==> flow/design.v <==
`timescale 1ns / 1ps
module adder(
    input wire [7:0] in1,
    input wire [7:0] in2,
    input wire sub,  
    output wire [7:0] out
    );
    reg [7:0] tmp;
    wire s0,s1,s2,s3,s4,s5,s6,s7;
    wire co0,co1,co2,co3,co4,co5,co6,co7;
    fa f0(in1[0],in2[0],1'b0,s0,co0);
    fa f1(in1[1],in2[1],co0,s1,co1);
    fa f2(in1[2],in2[2],co1,s2,co2);
    fa f3(in1[3],in2[3],co2,s3,co3);
    fa f4(in1[4],in2[4],co3,s4,co4);
    fa f5(in1[5],in2[5],co4,s5,co5);
    fa f6(in1[6],in2[6],co5,s6,co6);
    fa f7(in1[7],in2[7],co6,s7,co7);  
    assign out = {s7,s6,s5,s4,s3,s2,s1,s0} + sub;
endmodule 
module fa( input A,
       input B,
       input CIN,
       output S,
       output COUT
       );
       assign S = A^B^CIN;
       assign COUT = (A&B) | (CIN&A) | (CIN&B);
endmodule
`timescale 1ns / 1ps
module multiplier(
    input wire [7:0] in1,
    input wire [7:0] in2,
    output wire [7:0] out 
    );
    wire [8:0] A_out1, A_out2, A_out3, A_out4, A_out5, A_out6, A_out7, A_out8;
    wire [7:0] Q_out1, Q_out2, Q_out3, Q_out4, Q_out5, Q_out6, Q_out7, Q_out8;
    wire q0_1, q0_2, q0_3, q0_4, q0_5, q0_6, q0_7, q0_8; 
    Booth B1 (
        9'h000,in1,in2,1'b0,
        A_out1,Q_out1,q0_1
        );
    Booth B2 (
        A_out1,in1,Q_out1,q0_1,
        A_out2,Q_out2,q0_2
        );
    Booth B3 (
        A_out2,in1,Q_out2,q0_2,
        A_out3,Q_out3,q0_3
        );
    Booth B4 (
        A_out3,in1,Q_out3,q0_3,
        A_out4,Q_out4,q0_4
        );
    Booth B5 (
        A_out4,in1,Q_out4,q0_4,
        A_out5,Q_out5,q0_5
        );
    Booth B6 (
        A_out5,in1,Q_out5,q0_5,
        A_out6,Q_out6,q0_6
        );
    Booth B7 (
        A_out6,in1,Q_out6,q0_6,
        A_out7,Q_out7,q0_7
        );
    Booth B8 (
        A_out7,in1,Q_out7,q0_7,
        A_out8,Q_out8,q0_8
        );
    assign out = A_out8[7:0];  
endmodule
module Booth(
    input [8:0] A_in,
    input [7:0] M,
    input [7:0] Q_in,
    input  q0,
    output reg [8:0] A_out,
    output reg [7:0] Q_out,
    output reg q0_out
    );
    wire [8:0] sum, diff;
    assign sum = A_in + {M[7], M};
    assign diff = A_in - {M[7], M};
    always@(A_in,Q_in,M,q0,sum,diff)
    begin
        case({Q_in[0],q0})
            2'b00,2'b11: {A_out, Q_out, q0_out} = {A_in[8], A_in, Q_in};
            2'b01: {A_out, Q_out, q0_out} = {sum[8], sum, Q_in};
            default: {A_out, Q_out, q0_out} = {diff[8], diff, Q_in};
        endcase
    end
endmodule
`timescale 1ns / 1ps
module register(
    input wire [7:0] din,
    input wire clk,
    input wire reset,
    input wire ld,
    output reg [7:0] data
    );
    always@(posedge clk or posedge reset)
    begin
        if(reset == 1)
            data <= 0;
        else if(ld == 1)
            data <= din;
    end
endmodule
`timescale 1ns / 1ps
module controller(
    input wire clk,
    input wire reset,
    output reg [3:0] state,
    output reg [9:0] load, mul_en, add1_en, add2_en, mul_read, add1_read, add2_read  
    );
    parameter [3:0] s1 = 4'b0000,
                    s2 = 4'b0001,
                    s3 = 4'b0011,
                    s4 = 4'b0010,
                    s5 = 4'b0110,
                    s6 = 4'b0111,
                    s7 = 4'b1111,
                    s8 = 4'b1110,
                    s9 = 4'b1010,
                    s10 = 4'b1011,
                    s11 = 4'b1001,
                    s12 = 4'b1000;
    reg not_first_flag;  
    always@(posedge clk or posedge reset)
    begin
        if(reset)
            begin
                state <= s1;
                not_first_flag <= 1'b0;
            end
        else
        begin
            if(state == s3)
                not_first_flag <= 1'b1;
            case(state)
                s1: state <= s2;
                s2: state <= s3;
                s3: state <= s4;
                s4: state <= s5;
                s5: state <= s6;
                s6: state <= s7;
                s7: state <= s8;
                s8: state <= s9;
                s9: state <= s10;
                s10: state <= s11;
                s11: state <= s12;
                s12: state <= s1;
                default: state <= s1;
            endcase
        end       
    end
    always@(*)
    begin
        load = 0;
        mul_en = 0;
        add1_en = 0;
        add2_en = 0;
        mul_read = 0;
        add1_read = 0;
        add2_read = 0;
        case(state)
            s1: 
                begin
                    load = 10'b0000000001;
                    if(not_first_flag)
                    begin
                        mul_en = 0; 
                        add1_en = 10'b1000001000; 
                        add2_en = 10'b0001000100; 
                        mul_read = 0; 
                        add1_read = 10'b0000000100;
                        add2_read = 0;
                    end
                end
            s2: 
                begin
                    load = 10'b0000000010;
                    if(not_first_flag)
                    begin
                        mul_en = 0; 
                        add1_en = 0; 
                        add2_en = 10'b0010001000; 
                        mul_read = 0; 
                        add1_read = 10'b0000001000;
                        add2_read = 0;
                    end
                end
            s3:
                begin
                    load = 10'b0000000100; 
                    mul_en = 0; 
                    add1_en = 0; 
                    add2_en = 0; 
                    mul_read = 0; 
                    add1_read = 0;
                    add2_read = 0;
                end
            s4:
                begin
                    load = 10'b0000001000;
                    mul_en = 0;
                    add1_en = 0; 
                    add2_en = 0; 
                    mul_read = 0;
                    add1_read = 0;
                    add2_read = 0;
                end
            s5:
                begin
                    load = 10'b0000010000;
                    mul_en = 0;
                    add1_en = 0; 
                    add2_en = 0; 
                    mul_read = 0;
                    add1_read = 0;
                    add2_read = 0;
                end
            s6:
                begin
                    load = 10'b0000100000;
                    mul_en = 10'b0000010001;  
                    add1_en = 0; 
                    add2_en = 0; 
                    mul_read = 0;
                    add1_read = 0;
                    add2_read = 0;
                end
            s7:
                begin
                    load = 10'b0001000000;
                    mul_en = 10'b0000100010;  
                    add1_en = 0; 
                    add2_en = 0; 
                    mul_read = 10'b0000000001;  
                    add1_read = 0;
                    add2_read = 0;
                end
            s8:
                begin
                    load = 10'b0010000000;  
                    mul_en = 10'b0001000100;  
                    add1_en = 0; 
                    add2_en = 0; 
                    mul_read = 10'b0000000010;  
                    add1_read = 0;
                    add2_read = 0;
                end
            s9:
                begin
                    load = 10'b0100000000;  
                    mul_en = 10'b0010001000;  
                    add1_en = 0; 
                    add2_en = 0; 
                    mul_read = 10'b0000000100;  
                    add1_read = 0;
                    add2_read = 0;
                end
            s10:
                begin
                    load = 10'b1000000000;  
                    mul_en = 0; 
                    add1_en = 10'b0100000001; 
                    add2_en = 0; 
                    mul_read = 10'b0000001000;  
                    add1_read = 0;
                    add2_read = 0;
                end
            s11:
                begin
                    load = 10'b0100000000;  
                    mul_en = 0; 
                    add1_en = 10'b1000000010; 
                    add2_en = 10'b0000010001; 
                    mul_read = 0; 
                    add1_read = 10'b0000000001;
                    add2_read = 0;
                end
            s12:
                begin
                    load = 10'b1000000000;  
                    mul_en = 0; 
                    add1_en = 10'b0100000100; 
                    add2_en = 10'b0000100010; 
                    mul_read = 0; 
                    add1_read = 10'b0000000010;
                    add2_read = 0;
                end
            default: 
                load = 0;
        endcase
    end
endmodule
`timescale 1ns / 1ps
module datapath(
    input wire clk,
    input wire reset,
    input wire [3:0] state,
    input wire [7:0] next_in,
    input wire [9:0] load, mul_en, add1_en, add2_en, mul_read, add1_read, add2_read,  
    output wire [7:0] r1,r2,r3,r4,r5,r6,r7,r8,r9,r10,  
    output reg [7:0] f
    );
    parameter [3:0] s1 = 4'b0000,
                    s2 = 4'b0001,
                    s3 = 4'b0011,
                    s4 = 4'b0010,
                    s5 = 4'b0110,
                    s6 = 4'b0111,
                    s7 = 4'b1111,
                    s8 = 4'b1110,
                    s9 = 4'b1010,
                    s10 = 4'b1011,
                    s11 = 4'b1001,
                    s12 = 4'b1000;
    wire [7:0] sum1,sum2,prod;  
    reg [7:0] add11,add12,add21,add22,mul1,mul2;
    reg not_first_flag;  
    adder A1(add11,add12,1'b0,sum1);  
    adder A2(add21,~add22,1'b1,sum2);  
    multiplier M1(mul1,mul2,prod);
    register reg1((load[0]) ? next_in : (mul_read[0]) ? prod : (add1_read[0]) ? sum1 : (add2_read[0]) ? sum2 : 8'b0,
        clk,reset,
        load[0] || mul_read[0] || add1_read[0] || add2_read[0],
        r1);
    register reg2((load[1]) ? next_in : (mul_read[1]) ? prod : (add1_read[1]) ? sum1 : (add2_read[1]) ? sum2 : 8'b0,
        clk,reset,
        load[1] || mul_read[1] || add1_read[1] || add2_read[1],
        r2);
    register reg3((load[2]) ? next_in : (mul_read[2]) ? prod : (add1_read[2]) ? sum1 : (add2_read[2]) ? sum2 : 8'b0,
        clk,reset,
        load[2] || mul_read[2] || add1_read[2] || add2_read[2],
        r3);
    register reg4((load[3]) ? next_in : (mul_read[3]) ? prod : (add1_read[3]) ? sum1 : (add2_read[3]) ? sum2 : 8'b0,
        clk,reset,
        load[3] || mul_read[3] || add1_read[3] || add2_read[3],
        r4);
    register reg5((load[4]) ? next_in : (mul_read[4]) ? prod : (add1_read[4]) ? sum1 : (add2_read[4]) ? sum2 : 8'b0,
        clk,reset,
        load[4] || mul_read[4] || add1_read[4] || add2_read[4],
        r5);
    register reg6((load[5]) ? next_in : (mul_read[5]) ? prod : (add1_read[5]) ? sum1 : (add2_read[5]) ? sum2 : 8'b0,
        clk,reset,
        load[5] || mul_read[5] || add1_read[5] || add2_read[5],
        r6);
    register reg7((load[6]) ? next_in : (mul_read[6]) ? prod : (add1_read[6]) ? sum1 : (add2_read[6]) ? sum2 : 8'b0,
        clk,reset,
        load[6] || mul_read[6] || add1_read[6] || add2_read[6],
        r7);
    register reg8((load[7]) ? next_in : (mul_read[7]) ? prod : (add1_read[7]) ? sum1 : (add2_read[7]) ? sum2 : 8'b0,
        clk,reset,
        load[7] || mul_read[7] || add1_read[7] || add2_read[7],
        r8);
    register reg9((load[8]) ? next_in : (mul_read[8]) ? prod : (add1_read[8]) ? sum1 : (add2_read[8]) ? sum2 : 8'b0,
        clk,reset,
        load[8] || mul_read[8] || add1_read[8] || add2_read[8],
        r9);
    register reg10((load[9]) ? next_in : (mul_read[9]) ? prod : (add1_read[9]) ? sum1 : (add2_read[9]) ? sum2 : 8'b0,
        clk,reset,
        load[9] || mul_read[9] || add1_read[9] || add2_read[9],
        r10);
    always@(posedge clk or posedge reset)
    begin
        if(reset)
        begin
            f <= 0;     
            not_first_flag <= 1'b0;
        end
        else
        begin
            case(state)
                s1, s2, s3:
                    if(not_first_flag)
                        f <= sum2;
                s4:
                    not_first_flag <= 1'b1;
                s12:
                    f <= sum2;
                default: ;
            endcase
        end
    end
    always@(posedge clk)
    begin
        case(state)
            s1:
                begin
                    if(not_first_flag)
                    begin
                        add11 <= r4;
                        add12 <= r10;
                        add21 <= sum1;
                        add22 <= r7;
                    end
                end
            s2:
                begin
                    if(not_first_flag)
                    begin
                        add21 <= sum1;
                        add22 <= r8;
                    end
                end
            s6:  
                begin
                    mul1 <= r1;
                    mul2 <= r5;
                end
            s7:  
                begin
                    mul1 <= r2;
                    mul2 <= r6;
                end
            s8:  
                begin
                    mul1 <= r3;
                    mul2 <= r7;
                end
            s9:  
                begin
                    mul1 <= r4;
                    mul2 <= r8;
                end
            s10:  
                begin
                    add11 <= r1;
                    add12 <= r9;
                end
            s11:  
                begin
                    add11 <= r2;
                    add12 <= r10;
                    add21 <= sum1;
                    add22 <= r5;
                end
            s12:  
                begin
                    add11 <= r3;
                    add12 <= r9;
                    add21 <= sum1;
                    add22 <= r6;
                end
            default: ;
        endcase
    end
endmodule
`timescale 1ns / 1ps
module top(
    input wire clk,
    input wire reset,
    input wire [7:0] next_in,
    output wire [7:0] f
    );
    wire [7:0] r1,r2,r3,r4,r5,r6,r7,r8,r9,r10;  
    wire [9:0] load, mul_en, add1_en, add2_en, mul_read, add1_read, add2_read;
    wire [3:0] state;
    controller C1(
        clk,
        reset,
        state,
        load, mul_en, add1_en, add2_en, mul_read, add1_read, add2_read  
    );
    datapath DP1(
        clk,
        reset,
        state,
        next_in,
        load, mul_en, add1_en, add2_en, mul_read, add1_read, add2_read,  
        r1,r2,r3,r4,r5,r6,r7,r8,r9,r10,  
        f
    );
endmodule
# Step by step through the tools: top
# Tool output for the design above, in the order of the flow.
# Lines are those of the file above, counted from 1.
# Operators carry their Yosys type and port widths (W data, S select, Z words).
# Library cell names are shortened.
# Not given: n/a
[design]
top_module = "top"
clk_port = "clk"
lib = "sky130hd"
lib_corner = "tt_025C_1v80"

# After elaboration
# Yosys after proc, flatten, opt, wreduce and memory -nomap, before mapping. Memory bits, and registers merged into a memory's read port (data or address), are not among the register bits. Print and check cells are not counted. Equal cells are merged and count once.
# Memory sizes are those after Yosys's memory passes, which may raise the word count (mostly to a power of two), join words into wider ones and drop unused or constant bits.
[classes]
n_addsub = 16
n_mul = 0
div = 0
cmp = 0
equal = 29
shift = 0
muxes = 56
n_logic = 93
reduce_and_logical = 52
[op_table]
columns = ["cell", "n"]
rows = [
  ["$mux W8", 36],
  ["$pmux W18 S2", 6],
  ["$pmux W8 S4", 4],
  ["$pmux W10 S10", 1],
  ["$add A9 B9 Y9", 7],
  ["$sub A9 B9 Y9", 7],
  ["$pmux W10 S4", 1],
  ["$and A1 B1 Y1", 38],
  ["$pmux W17 S2", 1],
  ["$pmux W8 S2", 2],
  ["$xor A1 B1 Y1", 30],
  ["$or A1 B1 Y1", 24],
  ["$eq A4 B4 Y1 const B", 6],
  ["$pmux W8 S3", 1],
  ["$reduce_or A2 Y1", 11],
  ["$mux W18", 1],
  ["$logic_not A2 Y1", 8],
  ["$pmux W4 S4", 1],
  ["$logic_or A1 B1 Y1", 14],
  ["$eq A2 B1 Y1 const B", 7],
  ["$eq A2 B2 Y1 const B", 7],
  ["$reduce_bool A4 Y1", 3],
  ["$sub A1 B8 Y9 const A", 1],
  ["$ne A2 B1 Y1 const B", 4],
  ["$reduce_and A2 Y1", 4],
  ["$eq A4 B2 Y1 const B", 2],
  ["$eq A4 B3 Y1 const B", 2],
  ["$add A8 B1 Y8 const B", 1],
]
# Other operator kinds: 10; their cells: 16.
[word_totals]
reg_bits = 138
latchBits = 0
mem_bits_rw = 0
mem_bits_ro = 64
clocked_rd_ports_x_width = 4
mem_count = 1
inputBits = 10
[memory_table]
columns = ["memory", "size", "width", "read_ports", "write_ports", "line_no", "rtl"]
rows = [
  ["(no name shown)", 16, 4, 1, 0, 141, "case(state)"],
]

# Longest topological paths
# Depth = most cells in a row (Yosys ltp): at word level without a register or memory, in the mapped netlist without a sequential cell, where the memories' decode and read muxes count.
[depth]
word_depth = 25
abc_area = 0
ltp_mapped = 55

# Netlist
# The flow's flattened synthesis, as Yosys stat reports it; memories are mapped. The netlist is that of the ABC_AREA named above (0 if unset); the other value can give another one.
[mapped]
cell_count = 1286
synth_area_um2 = 11787.6
flip_flops = 142
buffers = 70
[by_type]
columns = ["type", "n", "area_total_um2"]
rows = [
  ["dfrtp_1", 94, 2.35E+03],
  ["edfxtp_1", 48, 1.44E+03],
  ["mux2_2", 72, 810.778],
  ["ha_1", 63, 788.256],
  ["nand2_1", 160, 600.576],
  ["xnor2_1", 66, 578.054],
  ["a222oi_1", 56, 560.538],
  ["xor2_1", 46, 402.886],
  ["nor2_1", 106, 397.882],
  ["fa_1", 19, 380.365],
  ["a21oi_1", 67, 335.322],
  ["o21ai_0", 51, 255.245],
  ["inv_1", 61, 228.97],
  ["clkbuf_1", 50, 187.68],
  ["a21o_1", 22, 165.158],
  ["nor3_1", 29, 145.139],
  ["nand3_1", 24, 120.115],
  ["xnor3_1", 4, 90.086],
]
# Other cell types: 79; their cells: 248.
# By module: a second synthesis without flattening, with its own total; a netlist apart from the flattened one above.
[unflattened]
hier_cells = 1960
area_unflattened_um2 = 16359.4
# Each row is one instance without its submodules.
[by_module]
columns = ["module", "n_inst", "cells", "area_um2", "seq_area_um2"]
rows = [
  ["Booth", 8, 112, 757.0, 0.0],
  ["datapath", 1, 731, 5572.8, 1666.6],
  ["register", 10, 18, 335.3, 200.2],
  ["controller", 1, 102, 795.8, 125.1],
  ["fa", 16, 1, 20.0, 0.0],
  ["adder", 2, 17, 128.9, 0.0],
  ["multiplier", 1, 1, 3.8, 0.0],
  ["top", 1, 0, 0.0, 0.0],
]

# Worst setup path after synthesis
# Source: OpenSTA report_checks on the synthesized netlist (no wires, ideal clock, input and output delay 20% of the period each), path of least setup slack; recovery checks are left aside. Register names are those of the netlist, which keeps one name where synthesis merged equal registers.
[synth_path]
kind = "reg-to-reg"
start = "reg DP1.mul1[0]"
end = "reg DP1.reg2.data[7]"
period_ps = 12000
arrival_ps = 11140
t_required_ps = 11866
setup_slack_ps = 726
delay_ps = 11274
path_stages = 51
period_less_setup_slack_ps = 11274
# "delay_ps" = arrival - input delay + setup time.
# "path_stages" counts driving pins, that of a launching flip-flop among them; a cell with two outputs on the path counts twice.
# "period_less_setup_slack_ps" = period - worst setup slack (recovery checks aside). The figure is calculated, with input and output delays left at 20% of the set period.
# The rows between start and end are the longest chain of elaborated cells between them; the timing report does not say that the signal goes this way. Where chains are equally long, one stands for them.
# A line is the first line of the expression or statement that the cell stems from. Yosys adds cells for indexed reads and writes and turns some case tables into memories.
# At most two assigning lines are given for a register; there are more.
[synth_between]
path_cell_list = "edfxtp_1 clkbuf_1 inv_1 ha_1 buf_2 nor3b_2 buf_6 mux2i_2 ha_1 a21o_1 a31o_2 xnor2_1 o21ai_0 ha_1 a21oi_1 nand3b_1 or4_1 a221o_1 [15 not listed] o21ai_0 o31a_1 ha_1 nor3_1 a21oi_1 a21boi_0 a311oi_1 xor2_1 ha_1 or3b_2 mux4_2 nand2_1 ha_1 a21o_1 a31oi_1 mux2i_1 xor2_1 o21ai_1"
elab_chain_cells = 18
cells_between = 25
cone_lines = 4
cone_classes = "add/sub (15); mux (10)"
[synth_rtl]
columns = ["item", "line_no", "rtl"]
rows = [
  ["start, declared", 322, "reg [7:0] add11,add12,add21,add22,mul1,mul2;"],
  ["start, assigned", 411, "mul1 <= r1;"],
  ["start, assigned", 416, "mul1 <= r2;"],
  ["$sub A1 B8 Y9", 84, "assign diff = A_in - {M[7], M};"],
  ["$mux W18", 87, "case({Q_in[0],q0})"],
  ["$sub A9 B9 Y9", 84, ""],
  ["$pmux W18 S2", 87, ""],
  ["$sub A9 B9 Y9", 84, ""],
  ["$pmux W18 S2", 87, ""],
  ["$sub A9 B9 Y9", 84, ""],
  ["[3 not listed]", "n/a", ""],
  ["$sub A9 B9 Y9", 84, ""],
  ["$pmux W18 S2", 87, ""],
  ["$sub A9 B9 Y9", 84, ""],
  ["$pmux W18 S2", 87, ""],
  ["$sub A9 B9 Y9", 84, ""],
  ["$pmux W17 S2", 87, ""],
  ["$mux W8 x2", 331, "register reg2((load[1]) ? next_in : (mul_read[1]) ? prod : (add1_read[1]) ? sum1 : (add2_read[1]) ? sum2 : 8'b ..."],
  ["end, assigned", 105, "data <= 0;"],
  ["end, assigned", 107, "data <= din;"],
  ["end, declared", 100, "output reg [7:0] data"],
]

# Path in the finished layout
# From the final timing report of run 1: the path of least setup slack in the routed layout; clock arrival at registers is part of the times.
# The path's times are printed in steps of 10 ps; the period is the one set.
[layout_path]
kind = "reg-to-reg"
start = "reg DP1.mul1[0]"
end = "reg DP1.reg2.data[7]"
period_ps = 11600
arrival_ps = 11410
t_required_ps = 11890
setup_slack_ps = 480
path_stages = 52
# The rows between start and end are the longest chain of elaborated cells between them; the timing report does not say that the signal goes this way. Where chains are equally long, one stands for them.
# At most two assigning lines are given for a register; there are more.
[layout_between]
path_cell_list = "edfxtp_1 inv_2 ha_1 buf_4 xnor2_2 and2_4 ha_1 a41o_1 a21o_1 xnor2_1 a21oi_1 ha_1 a21o_1 a21oi_1 nand3b_1 or4_4 a221o_1 and3_1 [16 not listed] ha_4 a21o_1 a21oi_2 o31ai_1 a21oi_1 a311oi_2 xor2_1 ha_2 or3b_2 mux4_2 nand2_2 ha_1 a21o_1 a31oi_1 mux2i_1 xor2_1 buf_4 o21ai_1"
elab_chain_cells = 18
cells_between = 25
cone_lines = 4
cone_classes = "add/sub (15); mux (10)"
[layout_rtl]
columns = ["item", "line_no", "rtl"]
rows = [
  ["start, declared", 322, "reg [7:0] add11,add12,add21,add22,mul1,mul2;"],
  ["start, assigned", 411, "mul1 <= r1;"],
  ["start, assigned", 416, "mul1 <= r2;"],
  ["$sub A1 B8 Y9", 84, "assign diff = A_in - {M[7], M};"],
  ["$mux W18", 87, "case({Q_in[0],q0})"],
  ["$sub A9 B9 Y9", 84, ""],
  ["$pmux W18 S2", 87, ""],
  ["$sub A9 B9 Y9", 84, ""],
  ["$pmux W18 S2", 87, ""],
  ["$sub A9 B9 Y9", 84, ""],
  ["[3 not listed]", "n/a", ""],
  ["$sub A9 B9 Y9", 84, ""],
  ["$pmux W18 S2", 87, ""],
  ["$sub A9 B9 Y9", 84, ""],
  ["$pmux W18 S2", 87, ""],
  ["$sub A9 B9 Y9", 84, ""],
  ["$pmux W17 S2", 87, ""],
  ["$mux W8 x2", 331, "register reg2((load[1]) ? next_in : (mul_read[1]) ? prod : (add1_read[1]) ? sum1 : (add2_read[1]) ? sum2 : 8'b ..."],
  ["end, assigned", 105, "data <= 0;"],
  ["end, assigned", 107, "data <= din;"],
  ["end, declared", 100, "output reg [7:0] data"],
]

# Below are 5 stored runs of the flow (Yosys, OpenROAD; platform sky130hd) on top, each with its settings and what was measured, unordered. Constraints: input delay and output delay 20% of the set period each, output load 0.01 pF.
# "achieved_clock_period_ps": clock period set for the run, less the worst setup slack. It is reckoned from that one timing run; input and output delays stay at 20% of the period that was set.
# "worstPathTime_ps" means the part of the period allowed to the worst setup path (the constraints hold back 20% at inputs and 20% at outputs) less its slack; where the path has registers, the arrival times of their clocks count too.
# "power.total_mw" is the tool's figure for a default switching activity; nothing was simulated.
# "worstPathTime_ps" is given in steps of 10 ps.

[[run]]
name = "run 1"
[run.settings]
CORE_UTILIZATION = 36
period_ns = 11.6
CAP_MARGIN = 20
CORE_MARGIN = 2
SLEW_MARGIN = 20
[run.results]
final_die_area_um2 = 34206.5
finalUtil_pct = 41.3
timing.setup.ws_ps = 478
ws_hold_ps = 497
worstPathTime_ps = 11120
path_kind = "reg-to-reg"
ys_area_um2 = 11787.6
power.total_mw = 1.654
tns_setup_ps = 0
achieved_clock_period_ps = 11122
finalCellArea_um2 = 13356.6

[[run]]
name = "run 2"
[run.settings]
ABC_AREA = 1
CELL_PAD_IN_SITES_DETAIL_PLACEMENT = 1
CELL_PAD_IN_SITES_GLOBAL_PLACEMENT = 1
CORE_ASPECT_RATIO = 1.2
CORE_UTILIZATION = 42
CTS_CLUSTER_DIAMETER = 133
CTS_CLUSTER_SIZE = 46
GPL_ROUTABILITY_DRIVEN = 0
GPL_TIMING_DRIVEN = 0
MAX_ROUTING_LAYER = "met4"
TNS_END_PERCENT = 20
period_ns = 10.0
CAP_MARGIN = 20
CORE_MARGIN = 2
SLEW_MARGIN = 20
[run.results]
final_die_area_um2 = 29464.3
finalUtil_pct = 47.8
timing.setup.ws_ps = 886
ws_hold_ps = 473
worstPathTime_ps = 9110
path_kind = "reg-to-reg"
ys_area_um2 = 11802.6
power.total_mw = 1.916
tns_setup_ps = 0
achieved_clock_period_ps = 9114
finalCellArea_um2 = 13310.3

[[run]]
name = "run 3"
[run.settings]
ABC_AREA = 1
CELL_PAD_IN_SITES_DETAIL_PLACEMENT = 1
CELL_PAD_IN_SITES_GLOBAL_PLACEMENT = 1
CORE_ASPECT_RATIO = 1.2
CORE_MARGIN = 9
CORE_UTILIZATION = 42
CTS_CLUSTER_DIAMETER = 133
CTS_CLUSTER_SIZE = 75
GPL_ROUTABILITY_DRIVEN = 0
GPL_TIMING_DRIVEN = 0
MAX_ROUTING_LAYER = "met4"
SETUP_SLACK_MARGIN = 1.59
SLEW_MARGIN = 5
TNS_END_PERCENT = 50
period_ns = 10.0
CAP_MARGIN = 20
[run.results]
final_die_area_um2 = 34485.6
finalUtil_pct = 54.9
timing.setup.ws_ps = 1554
ws_hold_ps = 469
worstPathTime_ps = 8450
path_kind = "reg-to-reg"
ys_area_um2 = 11802.6
power.total_mw = 1.955
tns_setup_ps = 0
achieved_clock_period_ps = 8446
finalCellArea_um2 = 15048.2

[[run]]
name = "run 4"
[run.settings]
period_ns = 10.7
CAP_MARGIN = 20
CORE_MARGIN = 2
CORE_UTILIZATION = 40
SLEW_MARGIN = 20
[run.results]
final_die_area_um2 = 30858.2
finalUtil_pct = 48.4
timing.setup.ws_ps = 172
ws_hold_ps = 495
worstPathTime_ps = 10530
path_kind = "reg-to-reg"
ys_area_um2 = 11787.6
power.total_mw = 1.772
tns_setup_ps = 0
achieved_clock_period_ps = 10528
finalCellArea_um2 = 13977.2

[[run]]
name = "run 5"
[run.settings]
period_ns = 11.6
CAP_MARGIN = 20
CORE_MARGIN = 2
CORE_UTILIZATION = 40
SLEW_MARGIN = 20
[run.results]
final_die_area_um2 = 30858.2
finalUtil_pct = 46.0
timing.setup.ws_ps = 520
ws_hold_ps = 502
worstPathTime_ps = 11080
path_kind = "reg-to-reg"
ys_area_um2 = 11787.6
power.total_mw = 1.648
tns_setup_ps = 0
achieved_clock_period_ps = 11080
finalCellArea_um2 = 13267.7
